==> flow/design.v <==
module JAM (
input CLK,
input RST,
output reg [2:0] W,
output reg [2:0] J,
input [6:0] Cost,
output [3:0] MatchCount,
output [9:0] MinCost,
output Valid );
parameter INIT  = 4'b0000;
parameter COMP  = 4'b0001;
parameter CHAN  = 4'b0010;
parameter FIND  = 4'b0011;
parameter EXCH  = 4'b0100;
parameter REV   = 4'b0101;
parameter GIVE  = 4'b0110;
parameter COUNT = 4'b0111;
parameter VALID = 4'b1000;
reg [3:0] curr_state;
reg [3:0] next_state;
parameter [0:3*128-1] mapTbl = {3'd7, 3'd6, 3'd5, 3'd6, 3'd4, 3'd6, 3'd5, 3'd6, 3'd3, 3'd6, 3'd5, 3'd6, 3'd4, 3'd6, 3'd5, 3'd6,
                            	3'd2, 3'd6, 3'd5, 3'd6, 3'd4, 3'd6, 3'd5, 3'd6, 3'd3, 3'd6, 3'd5, 3'd6, 3'd4, 3'd6, 3'd5, 3'd6,
                            	3'd1, 3'd6, 3'd5, 3'd6, 3'd4, 3'd6, 3'd5, 3'd6, 3'd3, 3'd6, 3'd5, 3'd6, 3'd4, 3'd6, 3'd5, 3'd6,
                	            3'd2, 3'd6, 3'd5, 3'd6, 3'd4, 3'd6, 3'd5, 3'd6, 3'd3, 3'd6, 3'd5, 3'd6, 3'd4, 3'd6, 3'd5, 3'd6,
                		  	    3'd0, 3'd6, 3'd5, 3'd6, 3'd4, 3'd6, 3'd5, 3'd6, 3'd3, 3'd6, 3'd5, 3'd6, 3'd4, 3'd6, 3'd5, 3'd6,
                			    3'd2, 3'd6, 3'd5, 3'd6, 3'd4, 3'd6, 3'd5, 3'd6, 3'd3, 3'd6, 3'd5, 3'd6, 3'd4, 3'd6, 3'd5, 3'd6,
                			    3'd1, 3'd6, 3'd5, 3'd6, 3'd4, 3'd6, 3'd5, 3'd6, 3'd3, 3'd6, 3'd5, 3'd6, 3'd4, 3'd6, 3'd5, 3'd6,
                				3'd2, 3'd6, 3'd5, 3'd6, 3'd4, 3'd6, 3'd5, 3'd6, 3'd3, 3'd6, 3'd5, 3'd6, 3'd4, 3'd6, 3'd5, 3'd6};
reg [0:6] compare;
reg [3:0] permutation [0:7];
reg [3:0] permutation_rot [0:7];
reg [3:0] permutation_ex [0:7];
reg [1:0] FIND_count;
wire [2:0] rot;
wire done;
reg [3:0] matchcount;
reg [9:0] mincost;
always@(posedge CLK) begin
	if(RST) curr_state <= INIT;
	else    curr_state <= next_state; 
end 
always@(*)begin
	case (curr_state)
	INIT  : next_state = COMP;
	COMP  : next_state = CHAN;  
	CHAN  : next_state = FIND;  
	FIND  : if(FIND_count==2) next_state = EXCH;  
	        else next_state = FIND;
	EXCH  : next_state = REV;  
	REV   : next_state = GIVE;  
	GIVE  : next_state = COUNT;
	COUNT : if(done) next_state = VALID;
			else next_state = COMP;
	VALID : next_state =  INIT;
	default : next_state = INIT;
	endcase
end
reg [3:0] count;
reg [9:0] cost;
reg start;
always@(posedge CLK) begin
	if(RST) start <= 0;
	else if(~RST) start <= 1;
	else start <= start;
end 
always@(posedge CLK) begin
	if(RST) begin
		W <= 0;
		J <= 0;
		count <= 1;
	end
	else begin
		W <= count >= 8 ? 0 : count;
		J <= permutation[count >= 8 ? 0 : count];
		if(count == 10) begin
			count <= 2;
			W <= 1;
			J <= permutation[1];
		end
		else begin
			count <= count + 1;
		end
	end
end
always@(posedge CLK) begin
	if(curr_state==INIT) begin
		mincost <= 10'd1023;
		matchcount <= 0;
		cost <= 0;
	end
	else if(start)begin
		cost <= cost + Cost;
		if(count == 10) begin
			if(cost < mincost)begin
				mincost <= cost;
				matchcount <= 1;
			end
			else if(cost == mincost)begin
				matchcount <= matchcount + 1;
			end
			cost <= 0;
		end
	end
end
assign MatchCount = matchcount;
assign MinCost = mincost;
always@(posedge CLK)begin
	if(curr_state == COMP) begin
		compare[6] <= permutation[6] < permutation[7];
		compare[5] <= permutation[5] < permutation[6];
		compare[4] <= permutation[4] < permutation[5];
		compare[3] <= permutation[3] < permutation[4];
		compare[2] <= permutation[2] < permutation[3];
		compare[1] <= permutation[1] < permutation[2];
		compare[0] <= permutation[0] < permutation[1];
	end
end
assign rot = mapTbl[compare*3+:3];
always @(posedge CLK) begin
	if(curr_state == CHAN) begin
  		permutation_rot[0] <= 0<=rot || (0>rot && permutation[0]<permutation[rot]) ? 8 : permutation[0];
  		permutation_rot[1] <= 1<=rot || (1>rot && permutation[1]<permutation[rot]) ? 8 : permutation[1];
  		permutation_rot[2] <= 2<=rot || (2>rot && permutation[2]<permutation[rot]) ? 8 : permutation[2];
  		permutation_rot[3] <= 3<=rot || (3>rot && permutation[3]<permutation[rot]) ? 8 : permutation[3];
  		permutation_rot[4] <= 4<=rot || (4>rot && permutation[4]<permutation[rot]) ? 8 : permutation[4];
  		permutation_rot[5] <= 5<=rot || (5>rot && permutation[5]<permutation[rot]) ? 8 : permutation[5];
  		permutation_rot[6] <= 6<=rot || (6>rot && permutation[6]<permutation[rot]) ? 8 : permutation[6];
  		permutation_rot[7] <= 7<=rot || (7>rot && permutation[7]<permutation[rot]) ? 8 : permutation[7];
  	end
end
reg [2:0] minIdx1;
reg [2:0] minIdx2;
reg [2:0] minIdx3;
reg [2:0] minIdx4;
reg [2:0] minIdx11;
reg [2:0] minIdx22;
reg [2:0] minIdx;
always@(posedge CLK)begin
	if(curr_state==INIT) begin
		FIND_count <= 0;
	end
	if(curr_state==FIND && FIND_count==0)begin
		minIdx4 <= permutation_rot[7] > permutation_rot[6] ? 6 : 7;
		minIdx3 <= permutation_rot[5] > permutation_rot[4] ? 4 : 5;
		minIdx2 <= permutation_rot[3] > permutation_rot[2] ? 2 : 3;
		minIdx1 <= permutation_rot[1] > permutation_rot[0] ? 0 : 1;
		FIND_count <= 1;
	end
	else if(curr_state==FIND && FIND_count==1)begin
		minIdx22 <= permutation_rot[minIdx4] > permutation_rot[minIdx3] ? minIdx3 : minIdx4;
		minIdx11 <= permutation_rot[minIdx2] > permutation_rot[minIdx1] ? minIdx1 : minIdx2;
		FIND_count <= 2;
	end
	else if(curr_state==FIND && FIND_count==2)begin
		minIdx <= permutation_rot[minIdx22] > permutation_rot[minIdx11] ? minIdx11 : minIdx22;
		FIND_count <= 0;
	end
	else begin
		FIND_count <= 0;
	end
end
always@(posedge CLK) begin
	if(curr_state==COMP) begin
		permutation_ex[0] <= permutation[0];
		permutation_ex[1] <= permutation[1];
		permutation_ex[2] <= permutation[2];
		permutation_ex[3] <= permutation[3];
		permutation_ex[4] <= permutation[4];
		permutation_ex[5] <= permutation[5];
		permutation_ex[6] <= permutation[6];
		permutation_ex[7] <= permutation[7];
	end
	else if(curr_state==EXCH) begin
		permutation_ex[rot] <= permutation[minIdx];
		permutation_ex[minIdx] <= permutation[rot];
	end
	else if(curr_state == REV)begin
		if(0>rot)
			permutation_ex[0] <= permutation_ex[7-(0-rot-1)];
		if(1>rot)
			permutation_ex[1] <= permutation_ex[7-(1-rot-1)];
		if(2>rot)
			permutation_ex[2] <= permutation_ex[7-(2-rot-1)];
		if(3>rot)
			permutation_ex[3] <= permutation_ex[7-(3-rot-1)];
		if(4>rot)
			permutation_ex[4] <= permutation_ex[7-(4-rot-1)];
		if(5>rot)
			permutation_ex[5] <= permutation_ex[7-(5-rot-1)];
		if(6>rot)
			permutation_ex[6] <= permutation_ex[7-(6-rot-1)];
		if(7>rot)
			permutation_ex[7] <= permutation_ex[7-(7-rot-1)];
	end
end
always@(posedge CLK)begin
	if(curr_state == INIT) begin
		permutation[0] <= 0;
		permutation[1] <= 1;
		permutation[2] <= 2;
		permutation[3] <= 3;
		permutation[4] <= 4;
		permutation[5] <= 5;
		permutation[6] <= 6;
		permutation[7] <= 7;
	end
	else if(curr_state == GIVE) begin
		permutation[0] <= permutation_ex[0];
		permutation[1] <= permutation_ex[1];
		permutation[2] <= permutation_ex[2];
		permutation[3] <= permutation_ex[3];
		permutation[4] <= permutation_ex[4];
		permutation[5] <= permutation_ex[5];
		permutation[6] <= permutation_ex[6];
		permutation[7] <= permutation_ex[7];
	end
end
assign done = compare==0;
assign Valid = (curr_state == VALID);
endmodule
Step by step through the tools: JAM
The steps from the RTL of JAM to its reports follow in flow order. Lines are those of the file above, counted from 1. Operators: Yosys type, input widths -> output width; for muxes data width and select width s. Cell names lack the library's common part. Not given: n/a

Top module: JAM. Clock port: CLK. Library: sky130hd. Corner: tt_025C_1v80.

Elaborated design
Source: Yosys, flattened and elaborated. Widths are those after wreduce. Registers that Yosys merges into a memory's read port (data or address) are not register bits. Print and check cells do not count. Equal cells are merged and count once. Memory sizes are those after Yosys's memory passes, which may raise the word count (mostly to a power of two), join words into wider ones and drop unused or constant bits.

For flip-flop bits (word level) the number is 101. The figure for bits in writable memories is 32. For memory cells the number is 1. Input bits: 9. The figure for output and inout bits is 21. For elaborated cells the number is 349.

The entry for add/subtract/negate cells reads 28. For multipliers the number is 1. Under magnitude comparators stands 40. Equal/unequal tests: 75. Shifts and indexed selects: 1. For muxes and demuxes the number is 128. The entry for bitwise logic cells reads 5. The entry for reduce/logical cells reads 37.

Memory list: permutation_ex (depth 8, bits a word 4, RTL line 32) `reg [3:0] permutation_ex [0:7];`.

Operator list (number): $shiftx 384x10->3 const A (1); $pmux 4 s8 (9); $mux 4 (65); $eq 3x3->1 const B (36); $lt 4x4->1 (15); $eq 3x2->1 const B (18); $mux 1 (40); $sub 1x3->3 const A (10); $mux 3 (10); $gt 4x4->1 (7); $eq 3x1->1 const B (9); $logic_not 3->1 (9); $sub 3x2->3 const B (8); $pmux 3 s8 (1); $mul 7x2->9 const B (1); $eq 4x3->1 const B (4); $sub 3x3->3 const A (4); $gt 3x3->1 const A (4); $le 3x3->1 const A (4); $logic_and 1x1->1 (11); $lt 10x10->1 (1); $eq 10x10->1 (1); $add 10x7->10 (1); $sub 9x9->10 const A (1); $mux 10 (1); $reduce_and 3->1 (3); $logic_or 1x1->1 (8); $add 4x1->4 const B (2).

Other operator kinds: 20; their cells: 31.

Longest topological paths
Longest topological path by Yosys (ltp), each cell counted once; first at word level (registers and memories cut), then after technology mapping (sequential cells cut; the memories' decode and read muxes count).

For depth after elaboration the number is 9. ABC_AREA: 0. For mapped depth the number is 33.

After synthesis
Yosys stat after the flow's synthesis: flattened, memories mapped to cells. It holds for the ABC_AREA given above (unset counts as 0); a run with the other value may have another netlist. The area totals of this step are shown rounded.

Cell types: edfxtp_1 (number 82, area in all 2.46E+03 um2); dfxtp_1 (number 79, area in all 1.58E+03 um2); ha_1 (number 121, area in all 1.51E+03 um2); mux2i_1 (number 63, area in all 630.605 um2); mux4_2 (number 22, area in all 495.475 um2); nand2_1 (number 127, area in all 476.707 um2); a21oi_1 (number 91, area in all 455.437 um2); nor2_1 (number 109, area in all 409.142 um2); o21ai_0 (number 75, area in all 375.36 um2); inv_1 (number 98, area in all 367.853 um2); nand2b_1 (number 43, area in all 269.008 um2); nand3_1 (number 48, area in all 240.23 um2); mux2_2 (number 20, area in all 225.216 um2); o211ai_1 (number 30, area in all 225.216 um2); clkbuf_1 (number 55, area in all 206.448 um2); nor2b_1 (number 31, area in all 193.936 um2); nor3_1 (number 35, area in all 175.168 um2); a211oi_1 (number 22, area in all 165.158 um2).

Other cell types: 88; their cells: 424.

Under cell count stands 1575. The figure for synthesis area is 0.014 mm2. Under mapped flip-flops stands 161. Buffers: 94.

Timing after synthesis
OpenSTA on the mapped netlist: ideal clock, no wires. The path of least setup slack (recovery checks aside). Input and output delay are each 20% of the period. Register names are those of the netlist, which keeps one name where synthesis merged equal registers.

Path kind: register to register. Start: reg compare[6]. End: reg permutation_rot[7][1]. Clock period: 6200 ps. The figure for setup time is 268 ps. Under launch time at the first pin stands 0 ps. Under data arrival time stands 6524 ps. Under data required time stands 5932 ps. The entry for path slack reads -592 ps. The entry for delay of the path reads 6792 ps. For stages on the path the number is 31. For buffers on the path the number is 6. The entry for period reached after synthesis reads 6792 ps.

"delay of the path" = arrival - input delay + setup time. "stages on the path" counts driving pins, that of a launching flip-flop among them; a cell with two outputs on the path counts twice. "period reached after synthesis" = period - worst setup slack (recovery checks aside). The figure is calculated, with input and output delays left at 20% of the set period. The rows between start and end are the longest chain of elaborated cells between them; the timing report does not say that the signal goes this way. Where chains are equally long, one stands for them. A line is the first line of the expression or statement that the cell stems from. Yosys adds cells for indexed reads and writes and turns some case tables into memories.

Cell sequence: edfxtp_1 -> clkinv_1 -> ha_1 -> fa_1 -> buf_2 -> xnor2_2 -> nor2_1 -> o311a_1 -> a2111oi_2 -> nor3_1 -> o21a_1 -> a211o_1 -> or3_1 -> buf_6 -> clkinv_4 -> clkbuf_1 -> ha_1 -> clkbuf_1 -> nor2_1 -> o221ai_2 -> or2_0 -> buf_6 -> a31o_1 -> buf_2 -> ha_1 -> a21o_1 -> a21oi_1 -> nor2_1 -> or2_2 -> a311oi_1 -> nor3_1. For length of the longest elaborated chain the number is 9.

RTL lines, path post-synthesis: start: declaration (RTL line 29) `reg [0:6] compare;`; start: assignment (RTL line 109) `compare[6] <= permutation[6] < permutation[7];`; $mul 7x2->9 (RTL line 118) `assign rot = mapTbl[compare*3+:3];`; $sub 9x9->10; $shiftx 384x10->3 (RTL line 118); $eq 3x3->1 (RTL line 128) `permutation_rot[7] <= 7<=rot || (7>rot && permutation[7]<permutation[rot]) ? 8 : permutation[7];`; $pmux 4 s8 (RTL line 128); $mux 4 (RTL line 120) `if(curr_state == CHAN) begin`; $lt 4x4->1 (RTL line 128); $logic_and 1x1->1 (RTL line 128); $logic_or 1x1->1 (RTL line 128); end: assignment (RTL line 128); end: declaration (RTL line 31) `reg [3:0] permutation_rot [0:7];`.

Path in the finished layout
Path of least setup slack in the final report of entry A (OpenROAD, finished layout, wires in). Where an end is a register, its clock arrival counts in the times. The report prints the path's times to 10 ps; the period is as set.

Path kind: register to register. Start: reg compare[6]. End: reg permutation_rot[3][1]. Clock period: 8350 ps. The figure for setup time is 250 ps. Under launch time at the first pin stands 460 ps. Under data arrival time stands 7500 ps. Under data required time stands 8570 ps. The entry for path slack reads 1060 ps. For stages on the path the number is 24. For buffers on the path the number is 2.

The rows between start and end are the longest chain of elaborated cells between them; the timing report does not say that the signal goes this way. Where chains are equally long, one stands for them.

Cell sequence: edfxtp_1 -> buf_4 -> ha_1 -> fa_1 -> buf_4 -> nor2_1 -> o311a_1 -> a2111oi_2 -> nor3_1 -> o21a_1 -> a211o_1 -> or3_1 -> clkinv_4 -> ha_1 -> nor2_1 -> o221ai_2 -> or2_4 -> a31o_2 -> ha_1 -> a21o_1 -> a21oi_1 -> nand2b_1 -> a211o_1 -> and3_1. For length of the longest elaborated chain the number is 9.

RTL lines, path post-layout: start: declaration (RTL line 29) `reg [0:6] compare;`; start: assignment (RTL line 109) `compare[6] <= permutation[6] < permutation[7];`; $mul 7x2->9 (RTL line 118) `assign rot = mapTbl[compare*3+:3];`; $sub 9x9->10; $shiftx 384x10->3 (RTL line 118); $eq 3x3->1 (RTL line 124) `permutation_rot[3] <= 3<=rot || (3>rot && permutation[3]<permutation[rot]) ? 8 : permutation[3];`; $pmux 4 s8 (RTL line 124); $mux 4 (RTL line 120) `if(curr_state == CHAN) begin`; $lt 4x4->1 (RTL line 124); $logic_and 1x1->1 (RTL line 124); $logic_or 1x1->1 (RTL line 124); end: assignment (RTL line 124); end: declaration (RTL line 31) `reg [3:0] permutation_rot [0:7];`.

==> results <==
JAM through Yosys and OpenROAD on sky130hd: 3 stored runs, unordered, with their settings and measured results. The constraints put input and output delay at 20% of the set period each and load the outputs with 0.01 pF. "clock period achieved" is the run's clock period less its worst setup slack. It is reckoned from that one timing run; input and output delays stay at 20% of the period that was set. "worst path time" = time allowed to the worst setup path (clock period - input delay - output delay, where it has them) - its slack; a late launch clock adds to it, a late capture clock takes from it. By "power consumption" is meant OpenSTA's value without simulated activity: inputs other than the clock are taken to toggle once in ten clock periods, and the tool carries that through the logic. "worst path time" is known to 10 ps. Values from the reports are rounded here.

Entry A has these settings: CAP_MARGIN 10; CELL_PAD_IN_SITES_GLOBAL_PLACEMENT 3; CORE_ASPECT_RATIO 1.29; CORE_MARGIN 9; CORE_UTILIZATION 44; CTS_CLUSTER_DIAMETER 327; HOLD_SLACK_MARGIN 0.11; MAX_ROUTING_LAYER met4; MIN_ROUTING_LAYER met1; SETUP_SLACK_MARGIN 0.78; SLEW_MARGIN 15; TNS_END_PERCENT 55; period_ns 8.35. The worst path time is 7290 ps. Kind of the worst setup path: register to register. The chip area after synthesis (Yosys) is 0.014 mm2. The std-cell area (final layout) comes to 0.015 mm2. For the post-route worst hold slack the run shows 450 ps. For the setup slack of the critical path the run shows 1100 ps. For the clock period achieved the run shows 7286 ps. The full die area comes to 0.038 mm2. For the setup total negative slack the run shows 0 ps. The measured final design utilization is 0.49. The measured power consumption is 1.9 mW.

Entry B has these settings: CORE_ASPECT_RATIO 0.73; CTS_CLUSTER_DIAMETER 25; HOLD_SLACK_MARGIN 0.25; SLEW_MARGIN 15; period_ns 7.64; CAP_MARGIN 20; CORE_MARGIN 2; CORE_UTILIZATION 40. The measured final design utilization is 0.44. For the setup slack of the critical path the run shows 490 ps. The chip area after synthesis (Yosys) is 0.014 mm2. The std-cell area (final layout) comes to 0.015 mm2. For the clock period achieved the run shows 7151 ps. The worst path time is 7150 ps. Kind of the worst setup path: register to register. For the post-route worst hold slack the run shows 460 ps. The measured power consumption is 2.1 mW. For the setup total negative slack the run shows 0 ps. The full die area comes to 0.036 mm2.

Entry C has these settings: ABC_AREA 0; CAP_MARGIN 35; CELL_PAD_IN_SITES_DETAIL_PLACEMENT 0; CORE_UTILIZATION 63; PLACE_DENSITY_LB_ADDON 0.26; SETUP_SLACK_MARGIN 0.92; SLEW_MARGIN 30; period_ns 7.68; CORE_MARGIN 2. The measured final design utilization is 0.71. The measured power consumption is 2.1 mW. The worst path time is 6580 ps. Kind of the worst setup path: register to register. The full die area comes to 0.023 mm2. The std-cell area (final layout) comes to 0.015 mm2. For the post-route worst hold slack the run shows 450 ps. For the setup slack of the critical path the run shows 1100 ps. For the setup total negative slack the run shows 0 ps. For the clock period achieved the run shows 6579 ps. The chip area after synthesis (Yosys) is 0.014 mm2.
